==> flow/design.v <==
module chip_to_symbol 
(
input logic         i_clk,
input logic         i_rst_n,
input logic         i_stream,
input logic         i_stream_valid,
output logic [3:0]  o_symbol,
output logic        o_symbol_valid       
);
logic [4:0] r_bit_counter;
logic [31:0] r_received_chip;
logic [5:0] s_ones_counter[15:0];
logic	[31:0]	chip_values [15:0];  
initial 
begin
	chip_values[0] 		=  32'b11011001110000110101001000101110;
	chip_values[8] 		=  32'b11101101100111000011010100100010;
	chip_values[4] 		=  32'b00101110110110011100001101010010;
	chip_values[12] 	=  32'b00100010111011011001110000110101;
	chip_values[2] 		=  32'b01010010001011101101100111000011;
	chip_values[10] 	=  32'b00110101001000101110110110011100;
	chip_values[6] 		=  32'b11000011010100100010111011011001;
	chip_values[14] 	=  32'b10011100001101010010001011101101;
	chip_values[1] 		=  32'b10001100100101100000011101111011;
	chip_values[9] 		=  32'b10111000110010010110000001110111;
	chip_values[5] 		=  32'b01111011100011001001011000000111;
	chip_values[13] 	=  32'b01110111101110001100100101100000;
	chip_values[3]		=  32'b00000111011110111000110010010110;
	chip_values[11]		=  32'b01100000011101111011100011001001;
	chip_values[7] 		=  32'b10010110000001110111101110001100;
	chip_values[15] 	=  32'b11001001011000000111011110111000;
end
always_ff@(posedge i_clk , negedge i_rst_n)
begin
    if(!i_rst_n)
    begin
        r_bit_counter <= 'd0;
    end
    else if(r_bit_counter=='d31) 
    begin
        r_bit_counter <= 'd0;
    end
    else if(i_stream_valid)
    begin
        r_bit_counter <= r_bit_counter + 'd1;
    end
end
always_ff@(posedge i_clk , negedge i_rst_n)
begin
    if(!i_rst_n)
    begin
        r_received_chip <= 'd0;
		for(int i = 0 ; i<16 ; i++)
        begin
			s_ones_counter[i] <= 'd0;
		end
    end
	else if (r_bit_counter==31)
	begin
		for(int i = 0 ; i<16 ; i++)
        begin
			s_ones_counter[i] <= 'd0;
		end
	end
    else if(i_stream_valid)
    begin
        r_received_chip[r_bit_counter]<= i_stream;
        for(int i = 0 ; i<16 ; i++)
        begin
            s_ones_counter[i] <= s_ones_counter[i] + (i_stream ~^ chip_values[i][r_bit_counter]);
        end
    end    
end
	always@(*)
		begin
			if((s_ones_counter[0]>=s_ones_counter[1]) && (s_ones_counter[0]>=s_ones_counter[2]) && (s_ones_counter[0]>=s_ones_counter[3]) && (s_ones_counter[0]>=s_ones_counter[4]) && (s_ones_counter[0]>=s_ones_counter[5]) && (s_ones_counter[0]>=s_ones_counter[6]) && (s_ones_counter[0]>=s_ones_counter[7]) && (s_ones_counter[0]>=s_ones_counter[8]) && (s_ones_counter[0]>=s_ones_counter[9]) && (s_ones_counter[0]>=s_ones_counter[10]) && (s_ones_counter[0]>=s_ones_counter[11]) && (s_ones_counter[0]>=s_ones_counter[12]) && (s_ones_counter[0]>=s_ones_counter[13]) && (s_ones_counter[0]>=s_ones_counter[14]) && (s_ones_counter[0]>=s_ones_counter[15]) ) 
			begin
				o_symbol = 'd0;
			end
			else if((s_ones_counter[1]>=s_ones_counter[0]) && (s_ones_counter[1]>=s_ones_counter[2]) && (s_ones_counter[1]>=s_ones_counter[3]) && (s_ones_counter[1]>=s_ones_counter[4]) && (s_ones_counter[1]>=s_ones_counter[5]) && (s_ones_counter[1]>=s_ones_counter[6]) && (s_ones_counter[1]>=s_ones_counter[7]) && (s_ones_counter[1]>=s_ones_counter[8]) && (s_ones_counter[1]>=s_ones_counter[9]) && (s_ones_counter[1]>=s_ones_counter[10]) && (s_ones_counter[1]>=s_ones_counter[11]) && (s_ones_counter[1]>=s_ones_counter[12]) && (s_ones_counter[1]>=s_ones_counter[13]) && (s_ones_counter[1]>=s_ones_counter[14]) && (s_ones_counter[1]>=s_ones_counter[15]) ) 
			begin
				o_symbol = 'd1;
			end
			else if((s_ones_counter[2]>=s_ones_counter[0]) && (s_ones_counter[2]>=s_ones_counter[1]) && (s_ones_counter[2]>=s_ones_counter[3]) && (s_ones_counter[2]>=s_ones_counter[4]) && (s_ones_counter[2]>=s_ones_counter[5]) && (s_ones_counter[2]>=s_ones_counter[6]) && (s_ones_counter[2]>=s_ones_counter[7]) && (s_ones_counter[2]>=s_ones_counter[8]) && (s_ones_counter[2]>=s_ones_counter[9]) && (s_ones_counter[2]>=s_ones_counter[10]) && (s_ones_counter[2]>=s_ones_counter[11]) && (s_ones_counter[2]>=s_ones_counter[12]) && (s_ones_counter[2]>=s_ones_counter[13]) && (s_ones_counter[2]>=s_ones_counter[14]) && (s_ones_counter[2]>=s_ones_counter[15]) ) 
			begin
				o_symbol = 'd2;
			end
			else if((s_ones_counter[3]>=s_ones_counter[0]) && (s_ones_counter[3]>=s_ones_counter[1]) && (s_ones_counter[3]>=s_ones_counter[2]) && (s_ones_counter[3]>=s_ones_counter[4]) && (s_ones_counter[3]>=s_ones_counter[5]) && (s_ones_counter[3]>=s_ones_counter[6]) && (s_ones_counter[3]>=s_ones_counter[7]) && (s_ones_counter[3]>=s_ones_counter[8]) && (s_ones_counter[3]>=s_ones_counter[9]) && (s_ones_counter[3]>=s_ones_counter[10]) && (s_ones_counter[3]>=s_ones_counter[11]) && (s_ones_counter[3]>=s_ones_counter[12]) && (s_ones_counter[3]>=s_ones_counter[13]) && (s_ones_counter[3]>=s_ones_counter[14]) && (s_ones_counter[3]>=s_ones_counter[15]) ) 
			begin
				o_symbol = 'd3;
			end
			else if((s_ones_counter[4]>=s_ones_counter[0]) && (s_ones_counter[4]>=s_ones_counter[1]) && (s_ones_counter[4]>=s_ones_counter[2]) && (s_ones_counter[4]>=s_ones_counter[3]) && (s_ones_counter[4]>=s_ones_counter[5]) && (s_ones_counter[4]>=s_ones_counter[6]) && (s_ones_counter[4]>=s_ones_counter[7]) && (s_ones_counter[4]>=s_ones_counter[8]) && (s_ones_counter[4]>=s_ones_counter[9]) && (s_ones_counter[4]>=s_ones_counter[10]) && (s_ones_counter[4]>=s_ones_counter[11]) && (s_ones_counter[4]>=s_ones_counter[12]) && (s_ones_counter[4]>=s_ones_counter[13]) && (s_ones_counter[4]>=s_ones_counter[14]) && (s_ones_counter[4]>=s_ones_counter[15]) ) 
			begin
				o_symbol = 'd4;
			end
			else if((s_ones_counter[5]>=s_ones_counter[0]) && (s_ones_counter[5]>=s_ones_counter[1]) && (s_ones_counter[5]>=s_ones_counter[2]) && (s_ones_counter[5]>=s_ones_counter[3]) && (s_ones_counter[5]>=s_ones_counter[4]) && (s_ones_counter[5]>=s_ones_counter[6]) && (s_ones_counter[5]>=s_ones_counter[7]) && (s_ones_counter[5]>=s_ones_counter[8]) && (s_ones_counter[5]>=s_ones_counter[9]) && (s_ones_counter[5]>=s_ones_counter[10]) && (s_ones_counter[5]>=s_ones_counter[11]) && (s_ones_counter[5]>=s_ones_counter[12]) && (s_ones_counter[5]>=s_ones_counter[13]) && (s_ones_counter[5]>=s_ones_counter[14]) && (s_ones_counter[5]>=s_ones_counter[15]) ) 
			begin
				o_symbol = 'd5;
			end
			else if((s_ones_counter[6]>=s_ones_counter[0]) && (s_ones_counter[6]>=s_ones_counter[1]) && (s_ones_counter[6]>=s_ones_counter[2]) && (s_ones_counter[6]>=s_ones_counter[3]) && (s_ones_counter[6]>=s_ones_counter[4]) && (s_ones_counter[6]>=s_ones_counter[5]) && (s_ones_counter[6]>=s_ones_counter[7]) && (s_ones_counter[6]>=s_ones_counter[8]) && (s_ones_counter[6]>=s_ones_counter[9]) && (s_ones_counter[6]>=s_ones_counter[10]) && (s_ones_counter[6]>=s_ones_counter[11]) && (s_ones_counter[6]>=s_ones_counter[12]) && (s_ones_counter[6]>=s_ones_counter[13]) && (s_ones_counter[6]>=s_ones_counter[14]) && (s_ones_counter[6]>=s_ones_counter[15]) ) 
			begin
				o_symbol = 'd6;
			end
			else if((s_ones_counter[7]>=s_ones_counter[0]) && (s_ones_counter[7]>=s_ones_counter[1]) && (s_ones_counter[7]>=s_ones_counter[2]) && (s_ones_counter[7]>=s_ones_counter[3]) && (s_ones_counter[7]>=s_ones_counter[4]) && (s_ones_counter[7]>=s_ones_counter[5]) && (s_ones_counter[7]>=s_ones_counter[6]) && (s_ones_counter[7]>=s_ones_counter[8]) && (s_ones_counter[7]>=s_ones_counter[9]) && (s_ones_counter[7]>=s_ones_counter[10]) && (s_ones_counter[7]>=s_ones_counter[11]) && (s_ones_counter[7]>=s_ones_counter[12]) && (s_ones_counter[7]>=s_ones_counter[13]) && (s_ones_counter[7]>=s_ones_counter[14]) && (s_ones_counter[7]>=s_ones_counter[15]) ) 
			begin
				o_symbol = 'd7;
			end
			else if((s_ones_counter[8]>=s_ones_counter[0]) && (s_ones_counter[8]>=s_ones_counter[1]) && (s_ones_counter[8]>=s_ones_counter[2]) && (s_ones_counter[8]>=s_ones_counter[3]) && (s_ones_counter[8]>=s_ones_counter[4]) && (s_ones_counter[8]>=s_ones_counter[5]) && (s_ones_counter[8]>=s_ones_counter[6]) && (s_ones_counter[8]>=s_ones_counter[7]) && (s_ones_counter[8]>=s_ones_counter[9]) && (s_ones_counter[8]>=s_ones_counter[10]) && (s_ones_counter[8]>=s_ones_counter[11]) && (s_ones_counter[8]>=s_ones_counter[12]) && (s_ones_counter[8]>=s_ones_counter[13]) && (s_ones_counter[8]>=s_ones_counter[14]) && (s_ones_counter[8]>=s_ones_counter[15]) ) 
			begin
				o_symbol = 'd8;
			end
			else if((s_ones_counter[9]>=s_ones_counter[0]) && (s_ones_counter[9]>=s_ones_counter[1]) && (s_ones_counter[9]>=s_ones_counter[2]) && (s_ones_counter[9]>=s_ones_counter[3]) && (s_ones_counter[9]>=s_ones_counter[4]) && (s_ones_counter[9]>=s_ones_counter[5]) && (s_ones_counter[9]>=s_ones_counter[6]) && (s_ones_counter[9]>=s_ones_counter[7]) && (s_ones_counter[9]>=s_ones_counter[8]) && (s_ones_counter[9]>=s_ones_counter[10]) && (s_ones_counter[9]>=s_ones_counter[11]) && (s_ones_counter[9]>=s_ones_counter[12]) && (s_ones_counter[9]>=s_ones_counter[13]) && (s_ones_counter[9]>=s_ones_counter[14]) && (s_ones_counter[9]>=s_ones_counter[15]) ) 
			begin
				o_symbol = 'd9;
			end
			else if((s_ones_counter[10]>=s_ones_counter[0]) && (s_ones_counter[10]>=s_ones_counter[1]) && (s_ones_counter[10]>=s_ones_counter[2]) && (s_ones_counter[10]>=s_ones_counter[3]) && (s_ones_counter[10]>=s_ones_counter[4]) && (s_ones_counter[10]>=s_ones_counter[5]) && (s_ones_counter[10]>=s_ones_counter[6]) && (s_ones_counter[10]>=s_ones_counter[7]) && (s_ones_counter[10]>=s_ones_counter[8]) && (s_ones_counter[10]>=s_ones_counter[9]) && (s_ones_counter[10]>=s_ones_counter[11]) && (s_ones_counter[10]>=s_ones_counter[12]) && (s_ones_counter[10]>=s_ones_counter[13]) && (s_ones_counter[10]>=s_ones_counter[14]) && (s_ones_counter[10]>=s_ones_counter[15]) ) 
			begin
				o_symbol = 'd10;
			end
			else if((s_ones_counter[11]>=s_ones_counter[0]) && (s_ones_counter[11]>=s_ones_counter[1]) && (s_ones_counter[11]>=s_ones_counter[2]) && (s_ones_counter[11]>=s_ones_counter[3]) && (s_ones_counter[11]>=s_ones_counter[4]) && (s_ones_counter[11]>=s_ones_counter[5]) && (s_ones_counter[11]>=s_ones_counter[6]) && (s_ones_counter[11]>=s_ones_counter[7]) && (s_ones_counter[11]>=s_ones_counter[8]) && (s_ones_counter[11]>=s_ones_counter[9]) && (s_ones_counter[11]>=s_ones_counter[10]) && (s_ones_counter[11]>=s_ones_counter[12]) && (s_ones_counter[11]>=s_ones_counter[13]) && (s_ones_counter[11]>=s_ones_counter[14]) && (s_ones_counter[11]>=s_ones_counter[15]) ) 
			begin
				o_symbol = 'd11;
			end
			else if((s_ones_counter[12]>=s_ones_counter[0]) && (s_ones_counter[12]>=s_ones_counter[1]) && (s_ones_counter[12]>=s_ones_counter[2]) && (s_ones_counter[12]>=s_ones_counter[3]) && (s_ones_counter[12]>=s_ones_counter[4]) && (s_ones_counter[12]>=s_ones_counter[5]) && (s_ones_counter[12]>=s_ones_counter[6]) && (s_ones_counter[12]>=s_ones_counter[7]) && (s_ones_counter[12]>=s_ones_counter[8]) && (s_ones_counter[12]>=s_ones_counter[9]) && (s_ones_counter[12]>=s_ones_counter[10]) && (s_ones_counter[12]>=s_ones_counter[11]) && (s_ones_counter[12]>=s_ones_counter[13]) && (s_ones_counter[12]>=s_ones_counter[14]) && (s_ones_counter[12]>=s_ones_counter[15]) ) 
			begin
				o_symbol = 'd12;
			end
			else if((s_ones_counter[13]>=s_ones_counter[0]) && (s_ones_counter[13]>=s_ones_counter[1]) && (s_ones_counter[13]>=s_ones_counter[2]) && (s_ones_counter[13]>=s_ones_counter[3]) && (s_ones_counter[13]>=s_ones_counter[4]) && (s_ones_counter[13]>=s_ones_counter[5]) && (s_ones_counter[13]>=s_ones_counter[6]) && (s_ones_counter[13]>=s_ones_counter[7]) && (s_ones_counter[13]>=s_ones_counter[8]) && (s_ones_counter[13]>=s_ones_counter[9]) && (s_ones_counter[13]>=s_ones_counter[10]) && (s_ones_counter[13]>=s_ones_counter[11]) && (s_ones_counter[13]>=s_ones_counter[12]) && (s_ones_counter[13]>=s_ones_counter[15]) && (s_ones_counter[13]>=s_ones_counter[14]) ) 
			begin
				o_symbol = 'd13;
			end
			else if((s_ones_counter[14]>=s_ones_counter[0]) && (s_ones_counter[14]>=s_ones_counter[1]) && (s_ones_counter[14]>=s_ones_counter[2]) && (s_ones_counter[14]>=s_ones_counter[3]) && (s_ones_counter[14]>=s_ones_counter[4]) && (s_ones_counter[14]>=s_ones_counter[5]) && (s_ones_counter[14]>=s_ones_counter[6]) && (s_ones_counter[14]>=s_ones_counter[7]) && (s_ones_counter[14]>=s_ones_counter[8]) && (s_ones_counter[14]>=s_ones_counter[9]) && (s_ones_counter[14]>=s_ones_counter[10]) && (s_ones_counter[14]>=s_ones_counter[11]) && (s_ones_counter[14]>=s_ones_counter[12]) && (s_ones_counter[14]>=s_ones_counter[13]) && (s_ones_counter[14]>=s_ones_counter[15]) ) 
			begin
				o_symbol = 'd14;
			end
			else
				begin
				o_symbol = 'd15;
				end
			end
assign o_symbol_valid = (r_bit_counter==31);  
endmodule
# Reports on chip_to_symbol
# Each step is given for the RTL above and for the edited RTL.
# Lines under "before" count in the file above, lines under "after" in the edited file.
# "diff": "after" minus "before" as printed here. "rel_change_pct": 100 x difference / "before".
# Library cell names are shortened.
# Not given: -
# inputs
top_module	chip_to_symbol
clock	i_clk
library	sky130hd
lib_corner	tt_025C_1v80

# The edit
# Unified diff, file above to edited file.
# A script made this edit. It changes what the design does and was not meant as an optimisation.
# begin of diff
@@ -110,5 +110,5 @@
 				o_symbol = 'd8;
 			end
-			else if((s_ones_counter[9]>=s_ones_counter[0]) && (s_ones_counter[9]>=s_ones_counter[1]) && (s_ones_counter[9]>=s_ones_counter[2]) && (s_ones_counter[9]>=s_ones_counter[3]) && (s_ones_counter[9]>=s_ones_counter[4]) && (s_ones_counter[9]>=s_ones_counter[5]) && (s_ones_counter[9]>=s_ones_counter[6]) && (s_ones_counter[9]>=s_ones_counter[7]) && (s_ones_counter[9]>=s_ones_counter[8]) && (s_ones_counter[9]>=s_ones_counter[10]) && (s_ones_counter[9]>=s_ones_counter[11]) && (s_ones_counter[9]>=s_ones_counter[12]) && (s_ones_counter[9]>=s_ones_counter[13]) && (s_ones_counter[9]>=s_ones_counter[14]) && (s_ones_counter[9]>=s_ones_counter[15]) ) 
+			else if((s_ones_counter[9]>=s_ones_counter[0]) && (s_ones_counter[9]>=s_ones_counter[1]) && (s_ones_counter[9]>=s_ones_counter[2]) && (s_ones_counter[9]>=s_ones_counter[3]) && (s_ones_counter[9]>=s_ones_counter[4]) && (s_ones_counter[9]>=s_ones_counter[5]) && (s_ones_counter[9]<s_ones_counter[6]) && (s_ones_counter[9]>=s_ones_counter[7]) && (s_ones_counter[9]>=s_ones_counter[8]) && (s_ones_counter[9]>=s_ones_counter[10]) && (s_ones_counter[9]>=s_ones_counter[11]) && (s_ones_counter[9]>=s_ones_counter[12]) && (s_ones_counter[9]>=s_ones_counter[13]) && (s_ones_counter[9]>=s_ones_counter[14]) && (s_ones_counter[9]>=s_ones_counter[15]) ) 
 			begin
 				o_symbol = 'd9;
# end of diff

# Word-level counts
# Yosys after proc, flatten, opt, wreduce and memory -nomap, before mapping. Print and check cells are not counted. Equal cells are merged and count once.
# Memory sizes are those after Yosys's memory passes, which may raise the word count (mostly to a power of two), join words into wider ones and drop unused or constant bits.
# word_totals
element	before	after	diff	rel_change_pct
reg_bits	101	101	0	0.00
rom_bits	512	512	0	0.00
n_memories	1	1	0	0.00
input_bits	4	4	0	0.00
output_inout_bits	5	5	0	0.00
elab_cells	553	553	0	0.00
# op_classes
element	before	after	diff	rel_change_pct
n_addsub	17	17	0	0.00
n_cmp	225	225	0	0.00
eq_ne	1	1	0	0.00
shifts	16	16	0	0.00
mux	49	49	0	0.00
logic	16	16	0	0.00
n_reduce_logical	211	211	0	0.00
# ops
operator	before	after	diff	rel_change_pct
6-bit greater-or-equal comparator	225	224	-1	-0.44
6-bit less-than comparator	0	1	1	-
1-bit logical AND	210	210	0	0.00
6-bit two-way mux	32	32	0	0.00
6-bit adder	16	16	0	0.00
32-bit by 5-bit variable part select with 1-bit output	16	16	0	0.00
1-bit by 1-bit bitwise XNOR with 6-bit output	16	16	0	0.00
4-bit two-way mux	8	8	0	0.00
3-bit two-way mux	4	4	0	0.00
2-bit two-way mux	2	2	0	0.00
5-bit two-way mux	2	2	0	0.00
5-bit by 1-bit adder with 5-bit output (second input constant)	1	1	0	0.00
5-bit == test (second input constant)	1	1	0	0.00
1-bit two-way mux	1	1	0	0.00
2-bit nonzero test	1	1	0	0.00

# Longest topological paths
# Longest topological path by Yosys (ltp), each cell counted once; first at word level (registers and memories cut), then after technology mapping (sequential cells cut; the memories' decode and read muxes count).
# logic_depth
element	before	after	diff	rel_change_pct
ltp_word	30	30	0	0.00
abc_area	0	0	-	-
depth_mapped	16	16	0	0.00
depth_no_buf	15	15	0	0.00

# After synthesis
# Source: synth_stat.txt of the flow (Yosys; design flattened, memories mapped). It holds for the ABC_AREA given above (unset counts as 0); a run with the other value may have another netlist.
# synth_totals
element	before	after	diff	rel_change_pct
mapped_cells	2887	2822	-65	-2.25
synth_area_mm2	0.0238329	0.0228644	-0.0009685	-4.06
seqArea_mm2	0.0025274	0.0025274	0.0000000	0.00
ffs	101	101	0	0.00
buf_cells	33	32	-1	-3.03
# types
cell_type	before	after	diff	rel_change_pct
nor2_1	189	254	65	34.39
o21a_1	70	23	-47	-67.14
o21ai_0	164	210	46	28.05
a211oi_1	39	78	39	100.00
inv_1	178	210	32	17.98
a21oi_1	285	256	-29	-10.18
and4_1	59	30	-29	-49.15
nor2b_1	93	66	-27	-29.03
nand2_1	172	198	26	15.12
nand2b_1	86	61	-25	-29.07
a21o_1	59	35	-24	-40.68
nor3_1	59	41	-18	-30.51
a21boi_0	28	41	13	46.43
o21bai_1	17	5	-12	-70.59
o31ai_1	16	4	-12	-75.00
nand3_1	33	43	10	30.30
a32oi_1	50	42	-8	-16.00
o22ai_1	15	23	8	53.33
# The list need not be complete.

# Worst setup path after synthesis
# OpenSTA on the mapped netlist: ideal clock, no wires. The path of least setup slack (recovery checks aside). Input and output delay are each 20% of the period. Register names are those of the netlist, which keeps one name where synthesis merged equal registers.
# synth_path
element	before	after	diff	rel_change_pct
path_type	register to output	register to output	-	-
from	register s_ones_counter[9][3]	register s_ones_counter[8][3]	-	-
to	output o_symbol[1]	output o_symbol[1]	-	-
tclk_ns	10.0	10.0	0.0	0.00
output_delay_ns	2.000	2.000	0.000	0.00
t_first_pin_ns	0.000	0.000	0.000	-
arrival_ns	2.799	3.022	0.223	7.97
required_ns	8.000	8.000	0.000	0.00
slack_ns	5.201	4.978	-0.223	-
path_delay_ns	2.799	3.022	0.223	7.97
driving_pins	12	14	2	16.67
path_buffers	0	0	0	-
period_less_setup_slack_ns	4.799	5.022	0.223	4.65
# "path_delay_ns" = arrival - input delay + setup time.
# A path that ends at an output port has no setup time.
# "driving_pins" counts driving pins, that of a launching flip-flop among them; a cell with two outputs on the path counts twice.
# "period_less_setup_slack_ns" = period - worst setup slack (recovery checks aside). The figure is calculated, with input and output delays left at 20% of the set period.
# Between the ends stands the longest chain of elaborated cells between them, by number of cells; it is not shown to be the way that was timed. Of several equally long chains one is given.
# A line is the first line of the expression or statement that the cell stems from. Yosys adds cells for indexed reads and writes and turns some case tables into memories.
# A register here has more assigning lines than the two given.
# synth_via_before
cell_sequence	dfrtp_1 inv_1 ha_1 a21oi_1 o21ai_1 o21bai_2 nand4_1 or4b_1 or4b_4 o211ai_2 a31oi_1 nor2_1
elab_chain_len	25
cone_cells	143
cone_lines	14
classes_between	28 x compare; 14 x mux; 101 x reduce/logical
# synth_rtl_before
element	line	text
start, declared	12	logic [5:0] s_ones_counter[15:0];
start, assigned	55	s_ones_counter[i] <= 'd0;
start, assigned	70	s_ones_counter[i] <= s_ones_counter[i] + (i_stream ~^ chip_values[i][r_bit_counter]);
6-bit greater-or-equal comparator	112	else if((s_ones_counter[9]>=s_ones_counter[0]) && (s_ones_counter[9]>=s_ones_counter[1]) && (s_ones_counter[9] ...
1-bit logical AND (14 in a row)	112
3-bit two-way mux	112
3-bit two-way mux	108	else if((s_ones_counter[8]>=s_ones_counter[0]) && (s_ones_counter[8]>=s_ones_counter[1]) && (s_ones_counter[8] ...
4-bit two-way mux	104	else if((s_ones_counter[7]>=s_ones_counter[0]) && (s_ones_counter[7]>=s_ones_counter[1]) && (s_ones_counter[7] ...
4-bit two-way mux	100	else if((s_ones_counter[6]>=s_ones_counter[0]) && (s_ones_counter[6]>=s_ones_counter[1]) && (s_ones_counter[6] ...
4-bit two-way mux	96	else if((s_ones_counter[5]>=s_ones_counter[0]) && (s_ones_counter[5]>=s_ones_counter[1]) && (s_ones_counter[5] ...
4-bit two-way mux	92	else if((s_ones_counter[4]>=s_ones_counter[0]) && (s_ones_counter[4]>=s_ones_counter[1]) && (s_ones_counter[4] ...
4-bit two-way mux	88	else if((s_ones_counter[3]>=s_ones_counter[0]) && (s_ones_counter[3]>=s_ones_counter[1]) && (s_ones_counter[3] ...
4-bit two-way mux	84	else if((s_ones_counter[2]>=s_ones_counter[0]) && (s_ones_counter[2]>=s_ones_counter[1]) && (s_ones_counter[2] ...
4-bit two-way mux	80	else if((s_ones_counter[1]>=s_ones_counter[0]) && (s_ones_counter[1]>=s_ones_counter[2]) && (s_ones_counter[1] ...
4-bit two-way mux	76	if((s_ones_counter[0]>=s_ones_counter[1]) && (s_ones_counter[0]>=s_ones_counter[2]) && (s_ones_counter[0]>=s_o ...
end, declared	7	output logic [3:0]  o_symbol,
# synth_via_after
cell_sequence	dfrtp_1 inv_1 ha_1 a21oi_2 nor2_1 a211oi_2 a32o_1 o21ai_1 or4_1 or4_4 o21a_4 a21oi_2 o21a_1 nor3_1
elab_chain_len	24
cone_cells	155
cone_lines	14
classes_between	28 x compare; 14 x mux; 113 x reduce/logical
# synth_rtl_after
element	line	text
start, declared	12	logic [5:0] s_ones_counter[15:0];
start, assigned	55	s_ones_counter[i] <= 'd0;
start, assigned	70	s_ones_counter[i] <= s_ones_counter[i] + (i_stream ~^ chip_values[i][r_bit_counter]);
6-bit greater-or-equal comparator	108	else if((s_ones_counter[8]>=s_ones_counter[0]) && (s_ones_counter[8]>=s_ones_counter[1]) && (s_ones_counter[8] ...
1-bit logical AND (14 in a row)	108
3-bit two-way mux	108
4-bit two-way mux	104	else if((s_ones_counter[7]>=s_ones_counter[0]) && (s_ones_counter[7]>=s_ones_counter[1]) && (s_ones_counter[7] ...
4-bit two-way mux	100	else if((s_ones_counter[6]>=s_ones_counter[0]) && (s_ones_counter[6]>=s_ones_counter[1]) && (s_ones_counter[6] ...
4-bit two-way mux	96	else if((s_ones_counter[5]>=s_ones_counter[0]) && (s_ones_counter[5]>=s_ones_counter[1]) && (s_ones_counter[5] ...
4-bit two-way mux	92	else if((s_ones_counter[4]>=s_ones_counter[0]) && (s_ones_counter[4]>=s_ones_counter[1]) && (s_ones_counter[4] ...
4-bit two-way mux	88	else if((s_ones_counter[3]>=s_ones_counter[0]) && (s_ones_counter[3]>=s_ones_counter[1]) && (s_ones_counter[3] ...
4-bit two-way mux	84	else if((s_ones_counter[2]>=s_ones_counter[0]) && (s_ones_counter[2]>=s_ones_counter[1]) && (s_ones_counter[2] ...
4-bit two-way mux	80	else if((s_ones_counter[1]>=s_ones_counter[0]) && (s_ones_counter[1]>=s_ones_counter[2]) && (s_ones_counter[1] ...
4-bit two-way mux	76	if((s_ones_counter[0]>=s_ones_counter[1]) && (s_ones_counter[0]>=s_ones_counter[2]) && (s_ones_counter[0]>=s_o ...
end, declared	7	output logic [3:0]  o_symbol,

# Worst path after layout
# From the final timing report of each run of pair 1: the path of least setup slack in the routed layout; clock arrival at registers is part of the times.
# layout_path
element	before	after	diff	rel_change_pct
path_type	register to output	register to output	-	-
from	register s_ones_counter[1][5]	register s_ones_counter[1][3]	-	-
to	output o_symbol[0]	output o_symbol[0]	-	-
tclk_ns	10.0	10.0	0.0	0.00
output_delay_ns	2.00	2.00	0.00	0.00
t_first_pin_ns	0.40	0.41	0.01	2.50
arrival_ns	5.16	5.58	0.42	8.14
required_ns	8.00	8.00	0.00	0.00
slack_ns	2.84	2.42	-0.42	-
driving_pins	13	14	1	7.69
path_buffers	1	2	1	100.00
# Between the ends stands the longest chain of elaborated cells between them, by number of cells; it is not shown to be the way that was timed. Of several equally long chains one is given.
# A register here has more assigning lines than the two given.
# layout_via_before
cell_sequence	dfrtp_1 inv_1 ha_1 and3_1 nand3_1 o21ai_0 and4_1 o2111ai_1 nor4b_1 nand2b_1 a31o_2 nand2_1 clkdlybuf4s50_1
elab_chain_len	30
cone_cells	254
cone_lines	15
classes_between	29 x compare; 15 x mux; 210 x reduce/logical
# layout_rtl_before
element	line	text
start, declared	12	logic [5:0] s_ones_counter[15:0];
start, assigned	55	s_ones_counter[i] <= 'd0;
start, assigned	70	s_ones_counter[i] <= s_ones_counter[i] + (i_stream ~^ chip_values[i][r_bit_counter]);
6-bit greater-or-equal comparator	132	else if((s_ones_counter[14]>=s_ones_counter[0]) && (s_ones_counter[14]>=s_ones_counter[1]) && (s_ones_counter[ ...
1-bit logical AND (14 in a row)	132
1-bit two-way mux	132
2-bit two-way mux	128	else if((s_ones_counter[13]>=s_ones_counter[0]) && (s_ones_counter[13]>=s_ones_counter[1]) && (s_ones_counter[ ...
2-bit two-way mux	124	else if((s_ones_counter[12]>=s_ones_counter[0]) && (s_ones_counter[12]>=s_ones_counter[1]) && (s_ones_counter[ ...
3-bit two-way mux	120	else if((s_ones_counter[11]>=s_ones_counter[0]) && (s_ones_counter[11]>=s_ones_counter[1]) && (s_ones_counter[ ...
3-bit two-way mux	116	else if((s_ones_counter[10]>=s_ones_counter[0]) && (s_ones_counter[10]>=s_ones_counter[1]) && (s_ones_counter[ ...
[3 not listed]	-
4-bit two-way mux	100	else if((s_ones_counter[6]>=s_ones_counter[0]) && (s_ones_counter[6]>=s_ones_counter[1]) && (s_ones_counter[6] ...
4-bit two-way mux	96	else if((s_ones_counter[5]>=s_ones_counter[0]) && (s_ones_counter[5]>=s_ones_counter[1]) && (s_ones_counter[5] ...
4-bit two-way mux	92	else if((s_ones_counter[4]>=s_ones_counter[0]) && (s_ones_counter[4]>=s_ones_counter[1]) && (s_ones_counter[4] ...
4-bit two-way mux	88	else if((s_ones_counter[3]>=s_ones_counter[0]) && (s_ones_counter[3]>=s_ones_counter[1]) && (s_ones_counter[3] ...
4-bit two-way mux	84	else if((s_ones_counter[2]>=s_ones_counter[0]) && (s_ones_counter[2]>=s_ones_counter[1]) && (s_ones_counter[2] ...
4-bit two-way mux	80	else if((s_ones_counter[1]>=s_ones_counter[0]) && (s_ones_counter[1]>=s_ones_counter[2]) && (s_ones_counter[1] ...
4-bit two-way mux	76	if((s_ones_counter[0]>=s_ones_counter[1]) && (s_ones_counter[0]>=s_ones_counter[2]) && (s_ones_counter[0]>=s_o ...
end, declared	7	output logic [3:0]  o_symbol,
# layout_via_after
cell_sequence	dfrtp_1 inv_1 ha_1 a21oi_1 nor2_1 a211oi_1 a32oi_1 a2111oi_0 buf_4 nand2_1 nor4_2 nor3_1 a211oi_1 clkdlybuf4s50_1
elab_chain_len	30
cone_cells	254
cone_lines	15
classes_between	29 x compare; 15 x mux; 210 x reduce/logical
# layout_rtl_after
element	line	text
start, declared	12	logic [5:0] s_ones_counter[15:0];
start, assigned	55	s_ones_counter[i] <= 'd0;
start, assigned	70	s_ones_counter[i] <= s_ones_counter[i] + (i_stream ~^ chip_values[i][r_bit_counter]);
6-bit greater-or-equal comparator	132	else if((s_ones_counter[14]>=s_ones_counter[0]) && (s_ones_counter[14]>=s_ones_counter[1]) && (s_ones_counter[ ...
1-bit logical AND (14 in a row)	132
1-bit two-way mux	132
2-bit two-way mux	128	else if((s_ones_counter[13]>=s_ones_counter[0]) && (s_ones_counter[13]>=s_ones_counter[1]) && (s_ones_counter[ ...
2-bit two-way mux	124	else if((s_ones_counter[12]>=s_ones_counter[0]) && (s_ones_counter[12]>=s_ones_counter[1]) && (s_ones_counter[ ...
3-bit two-way mux	120	else if((s_ones_counter[11]>=s_ones_counter[0]) && (s_ones_counter[11]>=s_ones_counter[1]) && (s_ones_counter[ ...
3-bit two-way mux	116	else if((s_ones_counter[10]>=s_ones_counter[0]) && (s_ones_counter[10]>=s_ones_counter[1]) && (s_ones_counter[ ...
[3 not listed]	-
4-bit two-way mux	100	else if((s_ones_counter[6]>=s_ones_counter[0]) && (s_ones_counter[6]>=s_ones_counter[1]) && (s_ones_counter[6] ...
4-bit two-way mux	96	else if((s_ones_counter[5]>=s_ones_counter[0]) && (s_ones_counter[5]>=s_ones_counter[1]) && (s_ones_counter[5] ...
4-bit two-way mux	92	else if((s_ones_counter[4]>=s_ones_counter[0]) && (s_ones_counter[4]>=s_ones_counter[1]) && (s_ones_counter[4] ...
4-bit two-way mux	88	else if((s_ones_counter[3]>=s_ones_counter[0]) && (s_ones_counter[3]>=s_ones_counter[1]) && (s_ones_counter[3] ...
4-bit two-way mux	84	else if((s_ones_counter[2]>=s_ones_counter[0]) && (s_ones_counter[2]>=s_ones_counter[1]) && (s_ones_counter[2] ...
4-bit two-way mux	80	else if((s_ones_counter[1]>=s_ones_counter[0]) && (s_ones_counter[1]>=s_ones_counter[2]) && (s_ones_counter[1] ...
4-bit two-way mux	76	if((s_ones_counter[0]>=s_ones_counter[1]) && (s_ones_counter[0]>=s_ones_counter[2]) && (s_ones_counter[0]>=s_o ...
end, declared	7	output logic [3:0]  o_symbol,

# Flow runs
# Runs of the flow (Yosys, OpenROAD) on both versions; the two runs of a pair have the same settings. The constraints put input and output delay at 20% of the set period each and load the outputs with 0.01 pF.
# settings_pair_1
period_ns	10.0
CAP_MARGIN	20
CORE_MARGIN	2
CORE_UTILIZATION	40
SLEW_MARGIN	20
# measured_pair_1
element	before	after	diff	rel_change_pct
yosys.chip_area_mm2	0.0238329	0.0228644	-0.0009685	-4.06
total_die_area_mm2	0.0615511	0.0590903	-0.0024608	-4.00
layout_stdcell_area_mm2	0.0254494	0.0244947	-0.0009547	-3.75
post_route_util_frac	0.432	0.434	0.002	-
setup_ws_ns	2.838	2.419	-0.419	-
timing.setup.tns_ns	0.000	0.000	0.000	-
hold_worst_slack_ns	0.548	0.561	0.013	-
achieved_period_ns	7.162	7.581	0.419	5.85
# settings_pair_2
CELL_PAD_IN_SITES_GLOBAL_PLACEMENT	1
CORE_UTILIZATION	56
CTS_CLUSTER_DIAMETER	392
CTS_CLUSTER_SIZE	79
MIN_ROUTING_LAYER	met1
PLACE_DENSITY_LB_ADDON	0.19
SETUP_SLACK_MARGIN	0.94
TNS_END_PERCENT	35
period_ns	5.62
CAP_MARGIN	20
CORE_MARGIN	2
SLEW_MARGIN	20
# measured_pair_2
element	before	after	diff	rel_change_pct
yosys.chip_area_mm2	0.0238329	0.0228644	-0.0009685	-4.06
total_die_area_mm2	0.044224	0.0424607	-0.0017633	-3.99
layout_stdcell_area_mm2	0.0282371	0.0274751	-0.0007620	-2.70
post_route_util_frac	0.673	0.677	0.004	-
setup_ws_ns	0.821	0.630	-0.191	-
timing.setup.tns_ns	0.000	0.000	0.000	-
hold_worst_slack_ns	0.585	0.565	-0.020	-
achieved_period_ns	4.799	4.990	0.191	3.98
# "achieved_period_ns": clock period set for the run, less the worst setup slack. It is reckoned from that one timing run; input and output delays stay at 20% of the period that was set.
